==> flow/design.v <==
`timescale 1ns / 1ps
module Multiplier_25 (
    input  wire               clk,
    input  wire signed [24:0] a,
    input  wire signed [24:0] b,
    output wire signed [49:0] p
);
reg signed [24:0] a_r, b_r;
reg signed [49:0] p_1, p_2, p_3;
always @(posedge clk) begin
    a_r <= a;
    b_r <= b;
    p_1 <= a_r * b_r;
    p_2 <= p_1;
    p_3 <= p_2;
end
assign p = p_3;
endmodule
`timescale 1ns / 1ps
module Power_Spec_Cal(
           input wire clk,
           input wire rst,
           input wire dv,
           input wire [9:0] xk_index,
           input wire [24:0] fft_data_out_re,
           input wire [24:0] fft_data_out_im,
           output reg [49:0] Power_Spec,		 
           output reg data_valid,				 
           output reg dv_FFT					 
       );
reg signed [24:0] fftout_re_d;
reg signed [24:0] fftout_im_d;
wire signed [49:0] re_square;
wire signed [49:0] im_square;
reg [0:2] dv_reg;
always @(posedge clk or posedge rst)
begin : PipelineRegister_process
    if (rst == 1'b1) begin
        fftout_re_d <= 25'sb0;
        fftout_im_d <= 25'sb0;
    end
    else begin
        fftout_re_d <= fft_data_out_re;
        fftout_im_d <= fft_data_out_im;
    end
end
Multiplier_25 Multiplier_RE (
                  .clk(clk),  
                  .a(fftout_re_d),  
                  .b(fftout_re_d),  
                  .p(re_square)  
              );
Multiplier_25 Multiplier_IM (
                  .clk(clk),  
                  .a(fftout_im_d),  
                  .b(fftout_im_d),  
                  .p(im_square)  
              );
always @(posedge clk or posedge rst)
begin
    if(rst == 1)
        Power_Spec <= 0;
    else
        Power_Spec <= re_square + im_square;
end
always @(posedge clk or posedge rst)
begin
    if(rst == 1)
        data_valid <= 0;
    else
        data_valid <= dv_reg[1];
end
always @(posedge clk or posedge rst)
begin
    if(rst == 1)
    begin
        dv_reg[0] <= 0;
        dv_reg[1] <= 0;
        dv_reg[2] <= 0;
    end
    else
    begin
        dv_reg[0] <= (dv & xk_index[9]);	 
        dv_reg[1] <= dv_reg[0];
        dv_reg[2] <= dv_reg[1];
    end
end
always @(posedge clk or posedge rst)
begin
    if(rst == 1)
    begin
        dv_FFT <= 0;
    end
    else
    begin
        dv_FFT <= dv;
    end
end
endmodule
Step by step through the tools: Power_Spec_Cal
The steps from the RTL of Power_Spec_Cal to its reports follow in flow order.
Line numbers count from 1 in the design file above.
Operators: Yosys type, input widths -> output width; for muxes data width and select width s.
Library cell names are shortened.
{"block": "design", "top": "Power_Spec_Cal", "clock_port": "clk", "library": "sky130hd", "pvt_corner": "tt_025C_1v80"}

Word-level counts
Yosys after proc, flatten, opt, wreduce and memory -nomap, before mapping. Enables and synchronous resets that opt folds into registers are not counted as muxes. Memory bits, and registers merged into a memory's read port (data or address), are not among the register bits. Print and check cells are not counted. Equal cells are merged and count once.
{"block": "bits", "regBits": 455, "output_inout_bits": 52}
{"block": "op_classes", "addsub": 1, "mul": 2, "bitwise": 1}
{"block": "op_table", "cell": "$mul 25x25->50", "n": 2}
{"block": "op_table", "cell": "$add 50x50->50", "n": 1}
{"block": "op_table", "cell": "$and 1x1->1", "n": 1}

Logic depth
Longest topological path by Yosys (ltp), each cell counted once; first at word level (registers and memories cut), then after technology mapping (sequential cells cut; the memories' decode and read muxes count).
{"block": "logic_depth", "ltp_word": 1, "ABC_AREA": 0, "ltp_mapped": 28, "depth_no_buf": 27}

Mapped cells and area
The flow's flattened synthesis, as Yosys stat reports it; memories are mapped. The netlist is that of the ABC_AREA named above (0 if unset); the other value can give another one.
{"block": "mapped", "stdcells": 5013, "mapped_area_um2": 52487.8, "ff_cells": 448, "buf_cells": 124}
{"block": "by_type", "cell_type": "fa_1", "n": 1213, "type_area_um2": 2.43E+04}
{"block": "by_type", "cell_type": "dfxtp_1", "n": 344, "type_area_um2": 6.89E+03}
{"block": "by_type", "cell_type": "inv_1", "n": 1404, "type_area_um2": 5.27E+03}
{"block": "by_type", "cell_type": "ha_1", "n": 353, "type_area_um2": 4.42E+03}
{"block": "by_type", "cell_type": "dfrtp_1", "n": 104, "type_area_um2": 2.6E+03}
{"block": "by_type", "cell_type": "nand2_1", "n": 401, "type_area_um2": 1.51E+03}
{"block": "by_type", "cell_type": "and2_1", "n": 237, "type_area_um2": 1.48E+03}
{"block": "by_type", "cell_type": "xnor2_1", "n": 115, "type_area_um2": 1.01E+03}
{"block": "by_type", "cell_type": "a21o_1", "n": 88, "type_area_um2": 660.634}
{"block": "by_type", "cell_type": "a21oi_1", "n": 104, "type_area_um2": 520.499}
{"block": "by_type", "cell_type": "nor2_1", "n": 128, "type_area_um2": 480.461}
{"block": "by_type", "cell_type": "xor2_1", "n": 54, "type_area_um2": 472.954}
{"block": "by_type", "cell_type": "clkbuf_1", "n": 123, "type_area_um2": 461.693}
{"block": "by_type", "cell_type": "nor2b_1", "n": 46, "type_area_um2": 287.776}
{"block": "by_type", "cell_type": "o21ai_0", "n": 39, "type_area_um2": 195.187}
{"block": "by_type", "cell_type": "nand2b_1", "n": 23, "type_area_um2": 143.888}
{"block": "by_type", "cell_type": "o21ai_1", "n": 26, "type_area_um2": 130.125}
{"block": "by_type", "cell_type": "nand3_1", "n": 25, "type_area_um2": 125.12}
Not listed: further types 65, cells in them 186.
The figures by module come from a second, unflattened synthesis with its own total; it is not the netlist above.
{"block": "unflattened", "cells_unflattened": 5889, "hier_area_um2": 59304.4}
Rows give one instance, submodules left out.
{"block": "modules", "mod": "Multiplier_25", "instances": 2, "cells": 2714, "area_um2": 27050.9, "mod_seq_area_um2": 4003.8}
{"block": "modules", "mod": "Power_Spec_Cal", "instances": 1, "cells": 461, "area_um2": 5202.5, "mod_seq_area_um2": 2602.5}

Path before layout
Source: OpenSTA report_checks on the synthesized netlist (no wires, ideal clock, input and output delay 20% of the period each), path of least setup slack; recovery checks are left aside. Register names are those of the netlist, which keeps one name where synthesis merged equal registers.
{"block": "synth_path", "kind": "register to register", "startpoint": "register Multiplier_IM.a_r[24]", "endpoint": "register Multiplier_IM.p_1[47]", "clock_period_ps": 8000, "setup_time_ps": 136, "arrival_ps": 6941, "setup_slack_ps": 923, "path_delay_ps": 7077, "driving_pins": 26, "period_less_setup_slack_ps": 7077}
"path_delay_ps" is the arrival time less input delay plus setup time.
"driving_pins" counts driving pins, that of a launching flip-flop among them; a cell with two outputs on the path counts twice.
"period_less_setup_slack_ps" = period - worst setup slack (recovery checks aside). The figure is calculated, with input and output delays left at 20% of the set period.
The rows between start and end are the longest chain of elaborated cells between them; the timing report does not say that the signal goes this way. Where chains are equally long, one stands for them.
Each line given opens the expression or statement behind the cell; cells for indexed reads and writes are added by Yosys, which also makes memories of some case tables.
{"block": "synth_via", "cell_sequence": "dfxtp_1 clkbuf_1 clkbuf_1 nand2_1 inv_1 fa_1 fa_1 inv_1 fa_1 inv_1 fa_1 fa_1 fa_1 fa_1 ha_1 clkbuf_1 a21o_1 a21o_1 a21oi_1 nor2b_1 o21a_1 o21ai_1 nand2b_1 a21oi_1 o41ai_1 xor2_1", "elab_chain_len": 1, "cells_between": 1, "cone_lines": 1}
{"block": "synth_rtl", "item": "from (decl)", "line_no": 8, "rtl": "reg signed [24:0] a_r, b_r;"}
{"block": "synth_rtl", "item": "from (assign)", "line_no": 11, "rtl": "a_r <= a;"}
{"block": "synth_rtl", "item": "$mul 25x25->50", "line_no": 13, "rtl": "p_1 <= a_r * b_r;"}
{"block": "synth_rtl", "item": "to (assign)", "line_no": 13}
{"block": "synth_rtl", "item": "to (decl)", "line_no": 9, "rtl": "reg signed [49:0] p_1, p_2, p_3;"}

Worst path after layout
Path of least setup slack in the final report of flow run 1 (OpenROAD, finished layout, wires in). Where an end is a register, its clock arrival counts in the times.
The path's times are printed in steps of 10 ps; the period is the one set.
{"block": "layout_path", "kind": "register to register", "startpoint": "register Multiplier_IM.a_r[3]", "endpoint": "register Multiplier_IM.p_1[46]", "clock_period_ps": 4350, "setup_time_ps": 80, "arrival_ps": 7470, "setup_slack_ps": -2560, "driving_pins": 29}
The rows between start and end are the longest chain of elaborated cells between them; the timing report does not say that the signal goes this way. Where chains are equally long, one stands for them.
{"block": "layout_via", "cell_sequence": "dfxtp_4 buf_12 buf_12 nand2_4 fa_1 inv_2 fa_1 inv_2 fa_2 inv_2 fa_1 inv_1 fa_1 inv_1 fa_1 inv_1 fa_1 inv_2 ha_4 a21oi_4 o211ai_1 a211o_1 a21o_1 a31oi_4 buf_6 o31a_1 o31ai_2 a21oi_2 xnor2_1", "elab_chain_len": 1, "cells_between": 1, "cone_lines": 1}
{"block": "layout_rtl", "item": "from (decl)", "line_no": 8, "rtl": "reg signed [24:0] a_r, b_r;"}
{"block": "layout_rtl", "item": "from (assign)", "line_no": 11, "rtl": "a_r <= a;"}
{"block": "layout_rtl", "item": "$mul 25x25->50", "line_no": 13, "rtl": "p_1 <= a_r * b_r;"}
{"block": "layout_rtl", "item": "to (assign)", "line_no": 13}
{"block": "layout_rtl", "item": "to (decl)", "line_no": 9, "rtl": "reg signed [49:0] p_1, p_2, p_3;"}

Memo
Re: implementation data of Power_Spec_Cal

Below are 3 stored runs of the flow (Yosys, OpenROAD; platform sky130hd) on Power_Spec_Cal, each with its settings and what was measured, unordered. Constraints: input delay and output delay 20% of the set period each, output load 0.01 pF.
"period_less_ws_ps": clock period set for the run, less the worst setup slack. It is reckoned from that one timing run; input and output delays stay at 20% of the period that was set.
"worst_path_allowed_less_slack_ps" = time allowed to the worst setup path (clock period - input delay - output delay, where it has them) - its slack; a late launch clock adds to it, a late capture clock takes from it.
"worst_path_allowed_less_slack_ps" is known to 10 ps.

{"run": "flow run 1", "settings": { "ABC_AREA": 0, "CORE_UTILIZATION": 45, "GPL_ROUTABILITY_DRIVEN": 1, "GPL_TIMING_DRIVEN": 1, "MIN_ROUTING_LAYER": "met2", "PLACE_DENSITY": 0.8, "TNS_END_PERCENT": 60, "period_ns": 4.35, "CAP_MARGIN": 20, "CORE_MARGIN": 2, "SLEW_MARGIN": 20 }, "results": { "worst_path_allowed_less_slack_ps": 6910, "path_kind": "register to register", "design_die_area_um2": 119388.0, "period_less_ws_ps": 6906, "yosys_chip_area_um2": 52487.8, "setup_worst_slack_ps": -2557, "final_hold_ws_ps": 314, "final_stdcell_area_um2": 66513.8, "final_setup_tns_ps": -156502, "layout_utilization_pct": 57.4 }}
{"run": "flow run 2", "settings": { "ABC_AREA": 0, "CELL_PAD_IN_SITES_DETAIL_PLACEMENT": 1, "CORE_ASPECT_RATIO": 0.71, "CORE_MARGIN": 10, "CTS_CLUSTER_DIAMETER": 45, "MAX_ROUTING_LAYER": "met4", "SLEW_MARGIN": 25, "period_ns": 8.0, "CAP_MARGIN": 20, "CORE_UTILIZATION": 40 }, "results": { "worst_path_allowed_less_slack_ps": 7690, "path_kind": "register to register", "design_die_area_um2": 146321.0, "period_less_ws_ps": 7692, "yosys_chip_area_um2": 52487.8, "setup_worst_slack_ps": 308, "final_hold_ws_ps": 309, "final_stdcell_area_um2": 58356.0, "final_setup_tns_ps": 0, "layout_utilization_pct": 45.0 }}
{"run": "flow run 3", "settings": { "CORE_ASPECT_RATIO": 0.71, "CORE_MARGIN": 10, "SLEW_MARGIN": 25, "period_ns": 8.0, "CAP_MARGIN": 20, "CORE_UTILIZATION": 40 }, "results": { "worst_path_allowed_less_slack_ps": 7640, "path_kind": "register to register", "design_die_area_um2": 146321.0, "period_less_ws_ps": 7638, "yosys_chip_area_um2": 52487.8, "setup_worst_slack_ps": 362, "final_hold_ws_ps": 315, "final_stdcell_area_um2": 58043.2, "final_setup_tns_ps": 0, "layout_utilization_pct": 44.7 }}
